==> flow/design.v <==
`timescale 1ns / 1ps
module qtwosComp(
    input [N-2:0] a,
    output [2*N-1:0] b
    );
	reg [2*N-1:0] data;
	reg [2*N-1:0] flip;
	reg [2*N-1:0] out;
	parameter Q = 15;
	parameter N = 32;
	assign b = out;
	always @*
	begin
		data <= a;		 
	end
	always @*
	begin
		flip <= ~a;
	end
	always @*
	begin
		out <= flip + 1;
	end
endmodule
`timescale 1ns / 1ps
module qmult(
    input [N-1:0] a,
    input [N-1:0] b,
    output [N-1:0] c
    );
	wire [2*N-1:0] a_ext;
	wire [2*N-1:0] b_ext;
	wire [2*N-1:0] r_ext;
	reg [2*N-1:0] a_mult;
	reg [2*N-1:0] b_mult;
	reg [2*N-1:0] result;
	reg [N-1:0] retVal;
	parameter Q = 8;
	parameter N = 20;
	qtwosComp #(Q,N) comp_a (a[N-2:0], a_ext);
	qtwosComp #(Q,N) comp_b (b[N-2:0], b_ext);
	qtwosComp #(Q,N) comp_r (result[N-2+Q:Q], r_ext);
	assign c = retVal;
	always @*
	begin
		if(a[N-1] == 1)
			a_mult <= a_ext;
		else
			a_mult <= a;
		if(b[N-1] == 1)
			b_mult <= b_ext;
		else
			b_mult <= b;		
	end 
	always @*
	begin
		result <= a_mult * b_mult;
	end
	always @*
	begin		
		if((a[N-1] == 1 && b[N-1] == 0) || (a[N-1] == 0 && b[N-1] == 1)) begin
			retVal[N-1] <= 1;
			retVal[N-2:0] <= r_ext[N-2:0];
		end
		else begin
			retVal[N-1] <= 0;
			retVal[N-2:0] <= result[N-2+Q:Q];
		end
	end
endmodule
`timescale 1ns / 1ps
module qadd(
    input [N-1:0] a,
    input [N-1:0] b,
    output reg [N-1:0] c
    );
	parameter Q = 15;
	parameter N = 28;
reg [N-1:0] res;
always @* begin
    if ( res[N-2:0] == 0 )
        c = 0;
    else
        c = res;
end
always @*
begin
	if(a[N-1] == 1 && b[N-1] == 1) begin
		res[N-1] = 1;
		res[N-2:0] = a[N-2:0] + b[N-2:0];
	end
	else if(a[N-1] == 0 && b[N-1] == 0) begin
		res[N-1] = 0;
		res[N-2:0] = a[N-2:0] + b[N-2:0];
	end
	else if(a[N-1] == 0 && b[N-1] == 1) begin
		if(a[N-2:0] > b[N-2:0]) begin
			res[N-1] = 0;
			res[N-2:0] = a[N-2:0] - b[N-2:0];
		end
		else begin
			res[N-1] = 1;
		    res[N-2:0] = b[N-2:0] - a[N-2:0];
        end
	end
	else begin
        if(a[N-2:0] > b[N-2:0]) begin
            res[N-1] = 1;
            res[N-2:0] = a[N-2:0] - b[N-2:0];
        end
        else begin
            res[N-1] = 0;
            res[N-2:0] = b[N-2:0] - a[N-2:0];
        end
    end
end
endmodule
`timescale 1ns / 1ps
module negar(
    in,
    neg_in
    );
input logic [N-1:0] in;
output logic [N-1:0] neg_in;
parameter Q = 15;
parameter N = 28;    
logic [N-1:0] aux;
always_comb begin
    if ( in[N-1] == 1) begin
        neg_in[N-1] = 0; 
        neg_in[N-2:0] = in[N-2:0];
    end
    else begin
        neg_in[N-1] = 1;
        neg_in[N-2:0] = in[N-2:0];
    end
end
endmodule
`timescale 1ns / 1ps
module qdiv(
	input [N-1:0] dividend,
	input [N-1:0] divisor,
	input rst,
	input start,
	input clk,
	output reg [N-1:0] quotient_out,
	output complete
	);
	parameter Q = 8;
	parameter N = 20;
	reg [N-1:0] quotient;
	reg [N-1:0] dividend_copy;
	reg [2*(N-1)-1:0] divider_copy;
	reg [5:0] bitn; 
	reg done;
	always @* begin
	   if (dividend[N-2:0] == 0 )
	       quotient_out = 0;
       else
           quotient_out = quotient;
	end
	assign complete = done;
	always @( posedge clk ) 
	begin
		if( rst )
			done <= 1'b1;
		else if( done && start ) begin
			done <= 1'b0;
			bitn <= N+Q-2;
			quotient <= 0;
			dividend_copy <= {1'b0,dividend[N-2:0]};
			divider_copy[2*(N-1)-1] <= 0;
			divider_copy[2*(N-1)-2:N-2] <= divisor[N-2:0];
			divider_copy[N-3:0] <= 0;
			if((dividend[N-1] == 1 && divisor[N-1] == 0) || (dividend[N-1] == 0 && divisor[N-1] == 1))
				quotient[N-1] <= 1;
			else
				quotient[N-1] <= 0;
		end 
		else if(!done) begin
			if(dividend_copy >= divider_copy) begin
				dividend_copy <= dividend_copy - divider_copy;
				quotient[bitn] <= 1'b1;
			end
			divider_copy <= divider_copy >> 1;
			if(bitn == 0)
				done <= 1'b1;
			bitn <= bitn - 1;	
		end
	end
endmodule
`timescale 1ns / 1ps
module bits2temp1(
    clk,
    rst,
    start,
    yk,
    done,
    yT
    );
input wire clk;
input wire rst;
input wire start;
input wire [11:0] yk;
output reg done;
output reg [N-1:0] yT;
parameter Q = 15;
parameter N = 28;
localparam V = 163840;   
localparam inv_res_V = 40662109;  
localparam gain = 9863168;  
localparam c = 32932;  
localparam b = 6619300;   
localparam betha = 8511169;  
localparam dos = 65536;  
localparam S_IDLE = 3'd0;
localparam S_D1S  = 3'd1;
localparam S_D1W  = 3'd2;
localparam S_D2S  = 3'd3;
localparam S_D2W  = 3'd4;
localparam S_D3S  = 3'd5;
localparam S_D3W  = 3'd6;
reg [2:0] state;
reg [N-1:0] bits;
reg [N-1:0] Vg;
reg [N-1:0] gain_Vg;
wire st1 = (state == S_D1S);
wire st2 = (state == S_D2S);
wire st3 = (state == S_D3S);
wire done1, done2, done3;
wire [N-1:0] q_Vg;
qdiv #(Q,N) div_Vg (bits, inv_res_V, rst, st1, clk, q_Vg, done1);
wire [N-1:0] q_gain_Vg;
qdiv #(Q,N) div1 (gain, Vg, rst, st2, clk, q_gain_Vg, done2);
wire [N-1:0] V_gain_Vg;
qmult #(Q,N) mult1 (V, gain_Vg, V_gain_Vg);
wire [N-1:0] neg_V_gain_Vg;
negar #(Q,N) neg2 (V_gain_Vg,neg_V_gain_Vg);
wire [N-1:0] den;
qadd #(Q,N) sum1 ( neg_V_gain_Vg, c, den);
wire [N-1:0] num;
negar #(Q,N) neg1 (b,num);
wire [N-1:0]  aux1;
qdiv #(Q,N) div2 (num, den, rst, st3, clk, aux1, done3);
wire [N-1:0] t_o;
qmult #(Q,N) mult2 (betha, aux1, t_o);
always @(posedge clk) begin
    done <= 1'b0;
    if (rst) begin
        state <= S_IDLE;
    end
    else begin
        case (state)
        S_IDLE: if (start) begin
                    bits <= {1'b0, (yk == 0) ? 12'd1 : yk, {Q{1'b0}}};
                    state <= S_D1S;
                end
        S_D1S:  state <= S_D1W;
        S_D1W:  if (done1) begin
                    Vg <= q_Vg;
                    state <= S_D2S;
                end
        S_D2S:  state <= S_D2W;
        S_D2W:  if (done2) begin
                    gain_Vg <= q_gain_Vg;
                    state <= S_D3S;
                end
        S_D3S:  state <= S_D3W;
        S_D3W:  if (done3) begin
                    yT <= t_o;
                    done <= 1'b1;
                    state <= S_IDLE;
                end
        default: state <= S_IDLE;
        endcase
    end
end
endmodule
`timescale 1ns / 1ps
module lowpass_filter(
    clk,
    rst,
    start,
    yT,
    yT_filt
    );
input logic clk;
input logic rst;
input logic start;
input logic [N-1:0] yT;
output logic [N-1:0] yT_filt;
parameter Q = 15; 
parameter N = 28;
localparam offset = 0;
localparam neg_a1 = 64567; 
localparam a2 = 31813;
localparam a3 = 0; 
localparam a4 = 0;
localparam a5 = 0; 
localparam b0 = 4;
localparam b1 = 7;
localparam b2 = 4;
localparam b3 = 0;
localparam b4 = 0;
localparam b5 = 0;
logic [N-1:0] a1; 
negar #(Q,N) neg0 (neg_a1,a1);
logic [N-1:0] y0; 
logic [N-1:0] y1; 
logic [N-1:0] y2; 
logic [N-1:0] y3;
logic [N-1:0] y4; 
logic [N-1:0] y5;
logic [N-1:0] u1;  
logic [N-1:0] u2;  
logic [N-1:0] u3;  
logic [N-1:0] u4;  
logic [N-1:0] u5; 
always_ff @(posedge clk) begin
    if (rst) begin
        y5 <= 0;
        y4 <= 0;
        y3 <= 0;
        y2 <= 0;
        y1 <= 0;
        y0 <= 0;
        u5 <= 0;
        u4 <= 0;
        u3 <= 0;
        u2 <= 0;
        u1 <= 0;
    end
    else if (start) begin
        y5 <= y4;
        y4 <= y3;
        y3 <= y2;
        y2 <= y1; 
        y1 <= y0;
        y0 <= yT;
        u5 <= u4; 
        u4 <= u3; 
        u3 <= u2;
        u2 <= u1;
        u1 <=  u0 + offset;
    end
end
logic [N-1:0] yb0; 
qmult #(Q,N) multb0 (b0, y0, yb0);
logic [N-1:0] yb1; 
qmult #(Q,N) multb1 (b1, y1, yb1);
logic [N-1:0] yb2; 
qmult #(Q,N) multb2 (b2, y2, yb2);
logic [N-1:0] yb3; 
qmult #(Q,N) multb3 (b3, y3, yb3);
logic [N-1:0] yb4; 
qmult #(Q,N) multb4 (b4, y4, yb4);
logic [N-1:0] yb5; 
qmult #(Q,N) multb5 (b5, y5, yb5);
logic [N-1:0] auxb0;  
qadd #(Q,N) sumb0 (yb0, yb1, auxb0);
logic [N-1:0] auxb1;  
qadd #(Q,N) sumb1 (yb2, yb3, auxb1);
logic [N-1:0] auxb2;  
qadd #(Q,N) sumb2 (yb4, yb5, auxb2);
logic [N-1:0] auxb3;  
qadd #(Q,N) sumb3 (auxb0, auxb1, auxb3);
logic [N-1:0] yb;  
qadd #(Q,N) sumb (auxb2, auxb3, yb);
logic [N-1:0] ua1; 
qmult #(Q,N) multa1 (a1, u1, ua1);
logic [N-1:0] ua2; 
qmult #(Q,N) multa2 (a2, u2, ua2);
logic [N-1:0] ua3; 
qmult #(Q,N) multa3 (a3, u3, ua3);
logic [N-1:0] ua4; 
qmult #(Q,N) multa4 (a4, u4, ua4);
logic [N-1:0] ua5; 
qmult #(Q,N) multa5 (a5, u5, ua5);
logic [N-1:0] auxa1;  
qadd #(Q,N) suma1 (ua1, ua2, auxa1);
logic [N-1:0] auxa2;  
qadd #(Q,N) suma2 (ua3, ua4, auxa2);
logic [N-1:0] auxa3;  
qadd #(Q,N) suma3 (auxa1, auxa2, auxa3);
logic [N-1:0] ua;  
qadd #(Q,N) suma (auxa3, ua5, ua);
logic [N-1:0] ya; 
negar #(Q,N) nega (ua,ya);
logic [N-1:0] u0;  
qadd #(Q,N) sum_ab (yb, ya, u0);
always_ff @(posedge clk) begin
    yT_filt <= u0; 
end
endmodule
`timescale 1ns / 1ps
module pt100_temp (
    input  wire        clk,
    input  wire        rst,
    input  wire        in_valid,
    output wire        in_ready,
    input  wire [11:0] yk,
    output wire        out_valid,
    output wire [27:0] temp,
    output wire [27:0] temp_filt,
    output wire        alarm
    );
parameter Q = 15;
parameter N = 28;
localparam HT = 2457600;  
localparam T_IDLE = 2'd0;
localparam T_CONV = 2'd1;
localparam T_FILT = 2'd2;
localparam T_OUT  = 2'd3;
reg [1:0] tstate;
reg alarm_r;
wire conv_done;
wire [N-1:0] yT;
assign in_ready  = (tstate == T_IDLE);
assign out_valid = (tstate == T_OUT);
assign temp      = yT;
assign alarm     = alarm_r;
wire accept = in_valid && in_ready;
bits2temp1 #(Q,N) conv (
    .clk(clk), .rst(rst), .start(accept), .yk(yk), .done(conv_done), .yT(yT));
lowpass_filter #(Q,N) filt (
    .clk(clk), .rst(rst), .start(conv_done), .yT(yT), .yT_filt(temp_filt));
always @(posedge clk) begin
    if (conv_done)
        alarm_r <= (yT > HT);
end
always @(posedge clk) begin
    if (rst)
        tstate <= T_IDLE;
    else begin
        case (tstate)
        T_IDLE: if (accept) tstate <= T_CONV;
        T_CONV: if (conv_done) tstate <= T_FILT;
        T_FILT: tstate <= T_OUT;
        T_OUT:  tstate <= T_IDLE;
        endcase
    end
end
endmodule
# From RTL to reports: pt100_temp
# Module pt100_temp before and after one edit of its RTL, step after step.
# "before" refers to lines of the RTL above, "after" to lines of the edited file.
# "diff" is "after" less "before", of the values as shown; "rel_change_pct" is that difference over "before", in percent.
# Operators: Yosys type, input widths -> output width; for muxes data width and select width s.
# Cell names lack the library's common part.
inputs:
  top: "pt100_temp"
  clock: "clk"
  library: "sky130hd"
  corner: "tt_025C_1v80"

# The edit
# Unified diff, file above to edited file.
# A script made this edit. It changes what the design does and was not meant as an optimisation.
# begin of diff
@@ -405,5 +405,5 @@
     output wire        alarm
     );
-parameter Q = 15;
+parameter Q = 12;
 parameter N = 28;
 localparam HT = 2457600;  
# end of diff

# After elaboration
# Yosys after proc, flatten, opt, wreduce and memory -nomap, before mapping. Memory bits, and registers merged into a memory's read port (data or address), are not among the register bits. Print and check cells are not counted. Equal cells are merged and count once.
bits:
  columns: ["element", "before", "after", "diff", "rel_change_pct"]
  rows:
  - ["register_bits", 786, 786, 0, 0.00]
  - ["in_bits", 15, 15, 0, 0.00]
  - ["out_inout_bits", 59, 59, 0, 0.00]
  - ["word_cells", 402, 402, 0, 0.00]
classes:
  columns: ["element", "before", "after", "diff", "rel_change_pct"]
  rows:
  - ["n_addsub", 46, 46, 0, 0.00]
  - ["mul", 5, 5, 0, 0.00]
  - ["n_cmp", 13, 13, 0, 0.00]
  - ["eq_ne", 18, 18, 0, 0.00]
  - ["n_shift", 3, 3, 0, 0.00]
  - ["muxes", 163, 163, 0, 0.00]
  - ["bitwise", 43, 43, 0, 0.00]
  - ["reduce_logical", 69, 69, 0, 0.00]
ops:
  columns: ["operator", "before", "after", "diff", "rel_change_pct"]
  rows:
  - ["$add 40x1->40 const B", 2, 0, -2, -100.00]
  - ["$mux 40", 2, 0, -2, -100.00]
  - ["$not 27->40", 2, 0, -2, -100.00]
  - ["$add 37x1->37 const B", 0, 2, 2, null]
  - ["$mux 37", 0, 2, 2, null]
  - ["$not 27->37", 0, 2, 2, null]
  - ["$mux 27", 42, 41, -1, -2.38]
  - ["$mul 15x56->42 const A", 1, 0, -1, -100.00]
  - ["$mul 17x56->42 const A", 1, 0, -1, -100.00]
  - ["$mul 24x56->42 const A", 1, 0, -1, -100.00]
  - ["$mul 3x56->27 const A", 1, 0, -1, -100.00]
  - ["$mul 3x56->42 const A", 1, 0, -1, -100.00]
  - ["$mul 15x56->39 const A", 0, 1, 1, null]
  - ["$mul 17x56->39 const A", 0, 1, 1, null]
  - ["$mul 24x56->39 const A", 0, 1, 1, null]
  - ["$mul 3x56->24 const A", 0, 1, 1, null]
  - ["$mul 3x56->39 const A", 0, 1, 1, null]
  - ["$mux 24", 0, 1, 1, null]
  - ["$mux 1", 66, 66, 0, 0.00]
  - ["$logic_and 1x1->1", 34, 34, 0, 0.00]
  - ["$mux 28", 33, 33, 0, 0.00]
  - ["$not 1->1", 20, 20, 0, 0.00]
  - ["$logic_not 27->1", 12, 12, 0, 0.00]
  - ["$sub 27x27->27", 12, 12, 0, 0.00]
  - ["$reduce_and 3->1", 8, 8, 0, 0.00]
  - ["$add 27x1->27 const B", 7, 7, 0, 0.00]
  - ["$not 27->27", 7, 7, 0, 0.00]
  - ["$add 27x27->27", 6, 6, 0, 0.00]
# The list need not be complete.

# Logic depth
# Longest topological path by Yosys (ltp), each cell counted once; first at word level (registers and memories cut), then after technology mapping (sequential cells cut; the memories' decode and read muxes count).
depth:
  columns: ["element", "before", "after", "diff", "rel_change_pct"]
  rows:
  - ["word_depth", 35, 35, 0, 0.00]
  - ["ABC_AREA", "0", "0", null, null]
  - ["mapped_depth", 89, 82, -7, -7.87]
  - ["mapped_depth_nobuf", 82, 78, -4, -4.88]

# Synthesis result
# Yosys stat after the flow's synthesis: flattened, memories mapped to cells. It holds for the ABC_AREA given above (unset counts as 0); a run with the other value may have another netlist.
by_type:
  columns: ["cell", "before", "after", "diff", "rel_change_pct"]
  rows:
  - ["a21oi_1", 605, 535, -70, -11.57]
  - ["fa_1", 603, 543, -60, -9.95]
  - ["ha_1", 1087, 1030, -57, -5.24]
  - ["inv_1", 1422, 1372, -50, -3.52]
  - ["a21o_1", 134, 90, -44, -32.84]
  - ["xnor2_1", 452, 411, -41, -9.07]
  - ["clkbuf_1", 288, 252, -36, -12.50]
  - ["o21bai_1", 89, 62, -27, -30.34]
  - ["mux2i_1", 233, 207, -26, -11.16]
  - ["nor2_1", 893, 918, 25, 2.80]
  - ["nor3_1", 220, 243, 23, 10.45]
  - ["o22ai_1", 13, 35, 22, 169.23]
  - ["or2_2", 49, 67, 18, 36.73]
  - ["or4_1", 44, 62, 18, 40.91]
  - ["or3_1", 101, 118, 17, 16.83]
  - ["xor2_1", 188, 173, -15, -7.98]
  - ["o21ai_0", 424, 411, -13, -3.07]
  - ["a21boi_0", 39, 52, 13, 33.33]
# The list need not be complete.
mapped:
  columns: ["element", "before", "after", "diff", "rel_change_pct"]
  rows:
  - ["cell_count", 9671, 9369, -302, -3.12]
  - ["area_um2", 83458.8, 80233.2, -3225.6, -3.86]
  - ["seq_area_um2", 16986.3, 16806.1, -180.2, -1.06]
  - ["ff_cells", 628, 622, -6, -0.96]
  - ["n_buf", 356, 315, -41, -11.52]
# By module: a second synthesis without flattening, with its own total; a netlist apart from the flattened one above.
hier_totals:
  columns: ["element", "before", "after", "diff", "rel_change_pct"]
  rows:
  - ["cells_unflattened", 58220, 53176, -5044, -8.66]
  - ["area_unflattened_um2", 483830.3, 439044.8, -44785.5, -9.26]
# Each row is one instance without its submodules.
modules_before:
  columns: ["mod", "instances", "n_cells", "mod_area_um2", "mod_seq_area_um2"]
  rows:
  - ["qmult", 13, 3278, 28000.6, 0.0]
  - ["qadd", 11, 725, 4982.3, 0.0]
  - ["qtwosComp", 39, 107, 739.5, 0.0]
  - ["qdiv", 3, 717, 6851.6, 3473.3]
  - ["lowpass_filter", 1, 1022, 11309.6, 6726.5]
  - ["bits2temp1", 1, 144, 3223.1, 3042.9]
  - ["negar", 4, 28, 206.4, 0.0]
  - ["pt100_temp", 1, 29, 265.3, 110.1]
modules_after:
  columns: ["mod", "instances", "n_cells", "mod_area_um2", "mod_seq_area_um2"]
  rows:
  - ["qmult", 13, 2890, 24553.5, 0.0]
  - ["qadd", 11, 725, 4982.3, 0.0]
  - ["qtwosComp", 39, 107, 739.5, 0.0]
  - ["qdiv", 3, 717, 6860.3, 3473.3]
  - ["lowpass_filter", 1, 1022, 11309.6, 6726.5]
  - ["bits2temp1", 1, 144, 3223.1, 3042.9]
  - ["negar", 4, 28, 206.4, 0.0]
  - ["pt100_temp", 1, 29, 265.3, 110.1]

# Timing after synthesis
# Source: OpenSTA report_checks on the synthesized netlist (no wires, ideal clock, input and output delay 20% of the period each), path of least setup slack; recovery checks are left aside. Register names are those of the netlist, which keeps one name where synthesis merged equal registers.
synth_path:
  columns: ["element", "before", "after", "diff", "rel_change_pct"]
  rows:
  - ["path_type", "register to register", "register to register", null, null]
  - ["startpoint", "register filt.u2[27]", "register filt.u1[27]", null, null]
  - ["endpoint", "register filt.u1[27]", "register filt.u1[27]", null, null]
  - ["period_ps", 24000, 24000, 0, 0.00]
  - ["setup_time_ps", 116, 137, 21, null]
  - ["t_first_pin_ps", 0, 0, 0, null]
  - ["arrival_ps", 18560, 18458, -102, -0.55]
  - ["required_time_ps", 23884, 23863, -21, -0.09]
  - ["path_slack_ps", 5323, 5405, 82, null]
  - ["delay_ps", 18676, 18595, -81, -0.43]
  - ["stages", 78, 77, -1, -1.28]
  - ["n_path_buf", 9, 10, 1, 11.11]
  - ["synth_period_reached_ps", 18677, 18595, -82, -0.44]
# "delay_ps" is the arrival time less input delay plus setup time.
# "stages" counts driving pins, that of a launching flip-flop among them; a cell with two outputs on the path counts twice.
# "synth_period_reached_ps" is the clock period less the worst setup slack; recovery checks do not enter. This is arithmetic on one report: input and output delays are still those of the set period (20% each).
# Between the ends stands the longest chain of elaborated cells between them, by number of cells; it is not shown to be the way that was timed. Of several equally long chains one is given.
# Each line given opens the expression or statement behind the cell; cells for indexed reads and writes are added by Yosys, which also makes memories of some case tables.
synth_via_before:
  path_cell_list: "dfxtp_1 clkbuf_1 clkbuf_1 clkbuf_1 buf_1 nand2_1 o21ai_0 fa_1 fa_1 inv_1 fa_1 inv_1 fa_1 fa_1 inv_1 fa_1 inv_1 ha_1 [... 42 more ...] o21ai_0 a21oi_1 o21ai_0 a211oi_1 o21ai_0 a221o_1 a211o_1 o21ai_0 clkbuf_1 clkbuf_1 mux2i_1 xor2_1 nand3_1 nor4_1 nand4_1 a22oi_1 nand4_1 a41o_1"
  elab_chain_cells: 33
  cells_between: 76
  cone_classes: "11 x add/sub; 1 x mul; 4 x compare; 40 x mux; 4 x logic; 16 x reduce/logical"
synth_lines_before:
  columns: ["element", "line", "text"]
  rows:
  - ["from (decl)", 315, "logic [N-1:0] u2;"]
  - ["from (assign)", 330, "u2 <= 0;"]
  - ["from (assign)", 343, "u2 <= u1;"]
  - ["$mux 56", 50, "if(b[N-1] == 1)"]
  - ["$mul 15x56->42", 57, "result <= a_mult * b_mult;"]
  - ["$not 27->27", 18, "flip <= ~a;"]
  - ["$add 27x1->27", 22, "out <= flip + 1;"]
  - ["$mux 27", 61, "if((a[N-1] == 1 && b[N-1] == 0) || (a[N-1] == 0 && b[N-1] == 1)) begin"]
  - ["$sub 27x27->27", 103, "res[N-2:0] = b[N-2:0] - a[N-2:0];"]
  - ["$mux 27", 97, "if(a[N-2:0] > b[N-2:0]) begin"]
  - ["[... 19 more ...]", null, null]
  - ["$sub 27x27->27", 103, null]
  - ["$mux 27", 97, null]
  - ["$mux 28", 96, "else if(a[N-1] == 0 && b[N-1] == 1) begin"]
  - ["$mux 27", 92, "else if(a[N-1] == 0 && b[N-1] == 0) begin"]
  - ["$mux 27", 88, "if(a[N-1] == 1 && b[N-1] == 1) begin"]
  - ["$logic_not 27->1", 81, "if ( res[N-2:0] == 0 )"]
  - ["$mux 28", 81, null]
  - ["to (assign)", 331, "u1 <= 0;"]
  - ["to (assign)", 344, "u1 <=  u0 + offset;"]
  - ["to (decl)", 314, "logic [N-1:0] u1;"]
synth_via_after:
  path_cell_list: "dfxtp_1 clkbuf_1 clkbuf_1 buf_1 buf_1 o41ai_1 xnor2_1 ha_1 inv_1 fa_1 inv_1 fa_1 ha_1 inv_1 fa_1 inv_1 fa_1 ha_1 [... 41 more ...] a21o_1 a21oi_1 o211ai_1 a21oi_1 o211ai_1 nand4_1 and3_1 or3b_2 clkbuf_1 a211oi_1 o311ai_0 a32oi_1 o211a_1 nor4b_1 a211o_1 nand4b_1 nor4_2 o32ai_1"
  elab_chain_cells: 33
  cells_between: 75
  cone_classes: "11 x add/sub; 1 x mul; 4 x compare; 40 x mux; 3 x logic; 16 x reduce/logical"
synth_lines_after:
  columns: ["element", "line", "text"]
  rows:
  - ["from (decl)", 314, "logic [N-1:0] u1;"]
  - ["from (assign)", 331, "u1 <= 0;"]
  - ["from (assign)", 344, "u1 <=  u0 + offset;"]
  - ["$mux 56", 50, "if(b[N-1] == 1)"]
  - ["$mul 17x56->39", 57, "result <= a_mult * b_mult;"]
  - ["$not 27->27", 18, "flip <= ~a;"]
  - ["$add 27x1->27", 22, "out <= flip + 1;"]
  - ["$mux 27", 61, "if((a[N-1] == 1 && b[N-1] == 0) || (a[N-1] == 0 && b[N-1] == 1)) begin"]
  - ["$sub 27x27->27", 103, "res[N-2:0] = b[N-2:0] - a[N-2:0];"]
  - ["$mux 27", 97, "if(a[N-2:0] > b[N-2:0]) begin"]
  - ["[... 19 more ...]", null, null]
  - ["$sub 27x27->27", 103, null]
  - ["$mux 27", 97, null]
  - ["$mux 28", 96, "else if(a[N-1] == 0 && b[N-1] == 1) begin"]
  - ["$mux 27", 92, "else if(a[N-1] == 0 && b[N-1] == 0) begin"]
  - ["$mux 27", 88, "if(a[N-1] == 1 && b[N-1] == 1) begin"]
  - ["$logic_not 27->1", 81, "if ( res[N-2:0] == 0 )"]
  - ["$mux 28", 81, null]
  - ["to (assign)", 331, null]
  - ["to (assign)", 344, null]
  - ["to (decl)", 314, null]
# Nets of the timed path that keep an RTL name, with a line that drives or declares them; the list need not be complete.
synth_nets_after:
  columns: ["net", "line"]
  rows:
  - ["filt.sum_ab.c[26]", 81]

# Worst path after layout
# Path of least setup slack in the final report of the runs of pair 1 (OpenROAD, finished layout, wires in). Where an end is a register, its clock arrival counts in the times.
# The path's times are printed in steps of 10 ps; the period is the one set.
layout_path:
  columns: ["element", "before", "after", "diff", "rel_change_pct"]
  rows:
  - ["path_type", "register to register", "register to register", null, null]
  - ["startpoint", "register filt.u1[0]", "register filt.u1[2]", null, null]
  - ["endpoint", "register filt.u1[27]", "register filt.u1[27]", null, null]
  - ["period_ps", 22100, 22100, 0, 0.00]
  - ["setup_time_ps", 110, 160, 50, null]
  - ["t_first_pin_ps", 710, 660, -50, -7.04]
  - ["arrival_ps", 21370, 20900, -470, -2.20]
  - ["required_time_ps", 22700, 22600, -100, -0.44]
  - ["path_slack_ps", 1330, 1710, 380, null]
  - ["stages", 83, 68, -15, -18.07]
  - ["n_path_buf", 1, 0, -1, -100.00]
# Between the ends stands the longest chain of elaborated cells between them, by number of cells; it is not shown to be the way that was timed. Of several equally long chains one is given.
layout_via_before:
  path_cell_list: "dfxtp_1 buf_4 inv_1 ha_1 nand2_1 or3_1 or3_1 or3_1 or2_2 nand2b_1 or2_2 o21ai_0 xnor2_1 ha_1 inv_1 fa_1 inv_1 fa_1 [... 47 more ...] o21bai_1 a21oi_1 o21bai_1 a21oi_1 o41a_1 a2111oi_0 a211o_1 o41ai_1 o41ai_1 o31a_1 nor2_1 o21a_1 o21ai_0 a22o_1 o211ai_1 nor4_2 nand4_1 a41o_1"
  elab_chain_cells: 35
  cells_between: 73
  cone_classes: "12 x add/sub; 1 x mul; 4 x compare; 39 x mux; 4 x logic; 13 x reduce/logical"
layout_lines_before:
  columns: ["element", "line", "text"]
  rows:
  - ["from (decl)", 314, "logic [N-1:0] u1;"]
  - ["from (assign)", 331, "u1 <= 0;"]
  - ["from (assign)", 344, "u1 <=  u0 + offset;"]
  - ["$not 27->56", 18, "flip <= ~a;"]
  - ["$add 56x1->56", 22, "out <= flip + 1;"]
  - ["$mux 56", 50, "if(b[N-1] == 1)"]
  - ["$mul 17x56->42", 57, "result <= a_mult * b_mult;"]
  - ["$not 27->27", 18, null]
  - ["$add 27x1->27", 22, null]
  - ["$mux 27", 61, "if((a[N-1] == 1 && b[N-1] == 0) || (a[N-1] == 0 && b[N-1] == 1)) begin"]
  - ["[... 21 more ...]", null, null]
  - ["$sub 27x27->27", 103, "res[N-2:0] = b[N-2:0] - a[N-2:0];"]
  - ["$mux 27", 97, "if(a[N-2:0] > b[N-2:0]) begin"]
  - ["$mux 28", 96, "else if(a[N-1] == 0 && b[N-1] == 1) begin"]
  - ["$mux 27", 92, "else if(a[N-1] == 0 && b[N-1] == 0) begin"]
  - ["$mux 27", 88, "if(a[N-1] == 1 && b[N-1] == 1) begin"]
  - ["$logic_not 27->1", 81, "if ( res[N-2:0] == 0 )"]
  - ["$mux 28", 81, null]
  - ["to (assign)", 331, null]
  - ["to (assign)", 344, null]
  - ["to (decl)", 314, null]
# Nets of the timed path that keep an RTL name, with a line that drives or declares them; the list need not be complete.
layout_nets_before:
  columns: ["net", "line"]
  rows:
  - ["filt.sum_ab.c[26]", 81]
layout_via_after:
  path_cell_list: "dfxtp_1 or4_1 nor4_1 nand2b_1 nor2_1 nand2_1 or4_1 o41ai_1 xor2_1 inv_1 ha_1 fa_1 inv_1 fa_1 fa_1 inv_1 fa_1 fa_1 [... 32 more ...] a21o_1 a21o_1 a21oi_1 o211ai_1 a21oi_1 o211ai_1 nand4_1 and3_1 nor3b_1 nor4_1 o311ai_1 a32oi_1 o211a_1 nor4b_1 a211o_1 nand4b_1 nor4_2 o32ai_1"
  elab_chain_cells: 35
  cells_between: 73
  cone_classes: "12 x add/sub; 1 x mul; 4 x compare; 39 x mux; 4 x logic; 13 x reduce/logical"
layout_lines_after:
  columns: ["element", "line", "text"]
  rows:
  - ["from (decl)", 314, "logic [N-1:0] u1;"]
  - ["from (assign)", 331, "u1 <= 0;"]
  - ["from (assign)", 344, "u1 <=  u0 + offset;"]
  - ["$not 27->56", 18, "flip <= ~a;"]
  - ["$add 56x1->56", 22, "out <= flip + 1;"]
  - ["$mux 56", 50, "if(b[N-1] == 1)"]
  - ["$mul 17x56->39", 57, "result <= a_mult * b_mult;"]
  - ["$not 27->27", 18, null]
  - ["$add 27x1->27", 22, null]
  - ["$mux 27", 61, "if((a[N-1] == 1 && b[N-1] == 0) || (a[N-1] == 0 && b[N-1] == 1)) begin"]
  - ["[... 21 more ...]", null, null]
  - ["$sub 27x27->27", 103, "res[N-2:0] = b[N-2:0] - a[N-2:0];"]
  - ["$mux 27", 97, "if(a[N-2:0] > b[N-2:0]) begin"]
  - ["$mux 28", 96, "else if(a[N-1] == 0 && b[N-1] == 1) begin"]
  - ["$mux 27", 92, "else if(a[N-1] == 0 && b[N-1] == 0) begin"]
  - ["$mux 27", 88, "if(a[N-1] == 1 && b[N-1] == 1) begin"]
  - ["$logic_not 27->1", 81, "if ( res[N-2:0] == 0 )"]
  - ["$mux 28", 81, null]
  - ["to (assign)", 331, null]
  - ["to (assign)", 344, null]
  - ["to (decl)", 314, null]
layout_nets_after:
  columns: ["net", "line"]
  rows:
  - ["filt.sum_ab.c[26]", 81]

# Layout results
# Runs of the flow (Yosys, OpenROAD) on both versions; the two runs of a pair have the same settings. The constraints put input and output delay at 20% of the set period each and load the outputs with 0.01 pF.
flow_settings_pair_1:
  CORE_UTILIZATION: 40
  PLACE_DENSITY: 0.6
  period_ns: 22.1
  CAP_MARGIN: 20
  CORE_MARGIN: 2
  SLEW_MARGIN: 20
measured_pair_1:
  columns: ["element", "before", "after", "diff", "rel_change_pct"]
  rows:
  - ["yosys_chip_area_um2", 83458.8, 80233.2, -3225.6, -3.86]
  - ["design.die.area_um2", 212318.0, 204182.0, -8136.0, -3.83]
  - ["finalUtil_frac", 0.434, 0.436, 0.002, null]
  - ["worst_setup_slack_ps", 1330, 1710, 380, null]
  - ["fin_power_uw", 2821, 2854, 33, 1.17]
flow_settings_pair_2:
  CORE_MARGIN: 7
  CORE_UTILIZATION: 15
  CTS_CLUSTER_DIAMETER: 170
  GPL_ROUTABILITY_DRIVEN: 1
  MIN_ROUTING_LAYER: "met1"
  SETUP_SLACK_MARGIN: 0.26
  SLEW_MARGIN: 35
  period_ns: 14.7
  CAP_MARGIN: 20
measured_pair_2:
  columns: ["element", "before", "after", "diff", "rel_change_pct"]
  rows:
  - ["yosys_chip_area_um2", 83458.8, 80233.2, -3225.6, -3.86]
  - ["design.die.area_um2", 577471.0, 555562.0, -21909.0, -3.79]
  - ["finalUtil_frac", 0.203, 0.202, -0.001, null]
  - ["worst_setup_slack_ps", -2520, -2691, -171, null]
  - ["fin_power_uw", 4378, 4220, -158, -3.61]
# "fin_power_uw" rests on the timing tool's default activity at the inputs, not on a simulated workload.
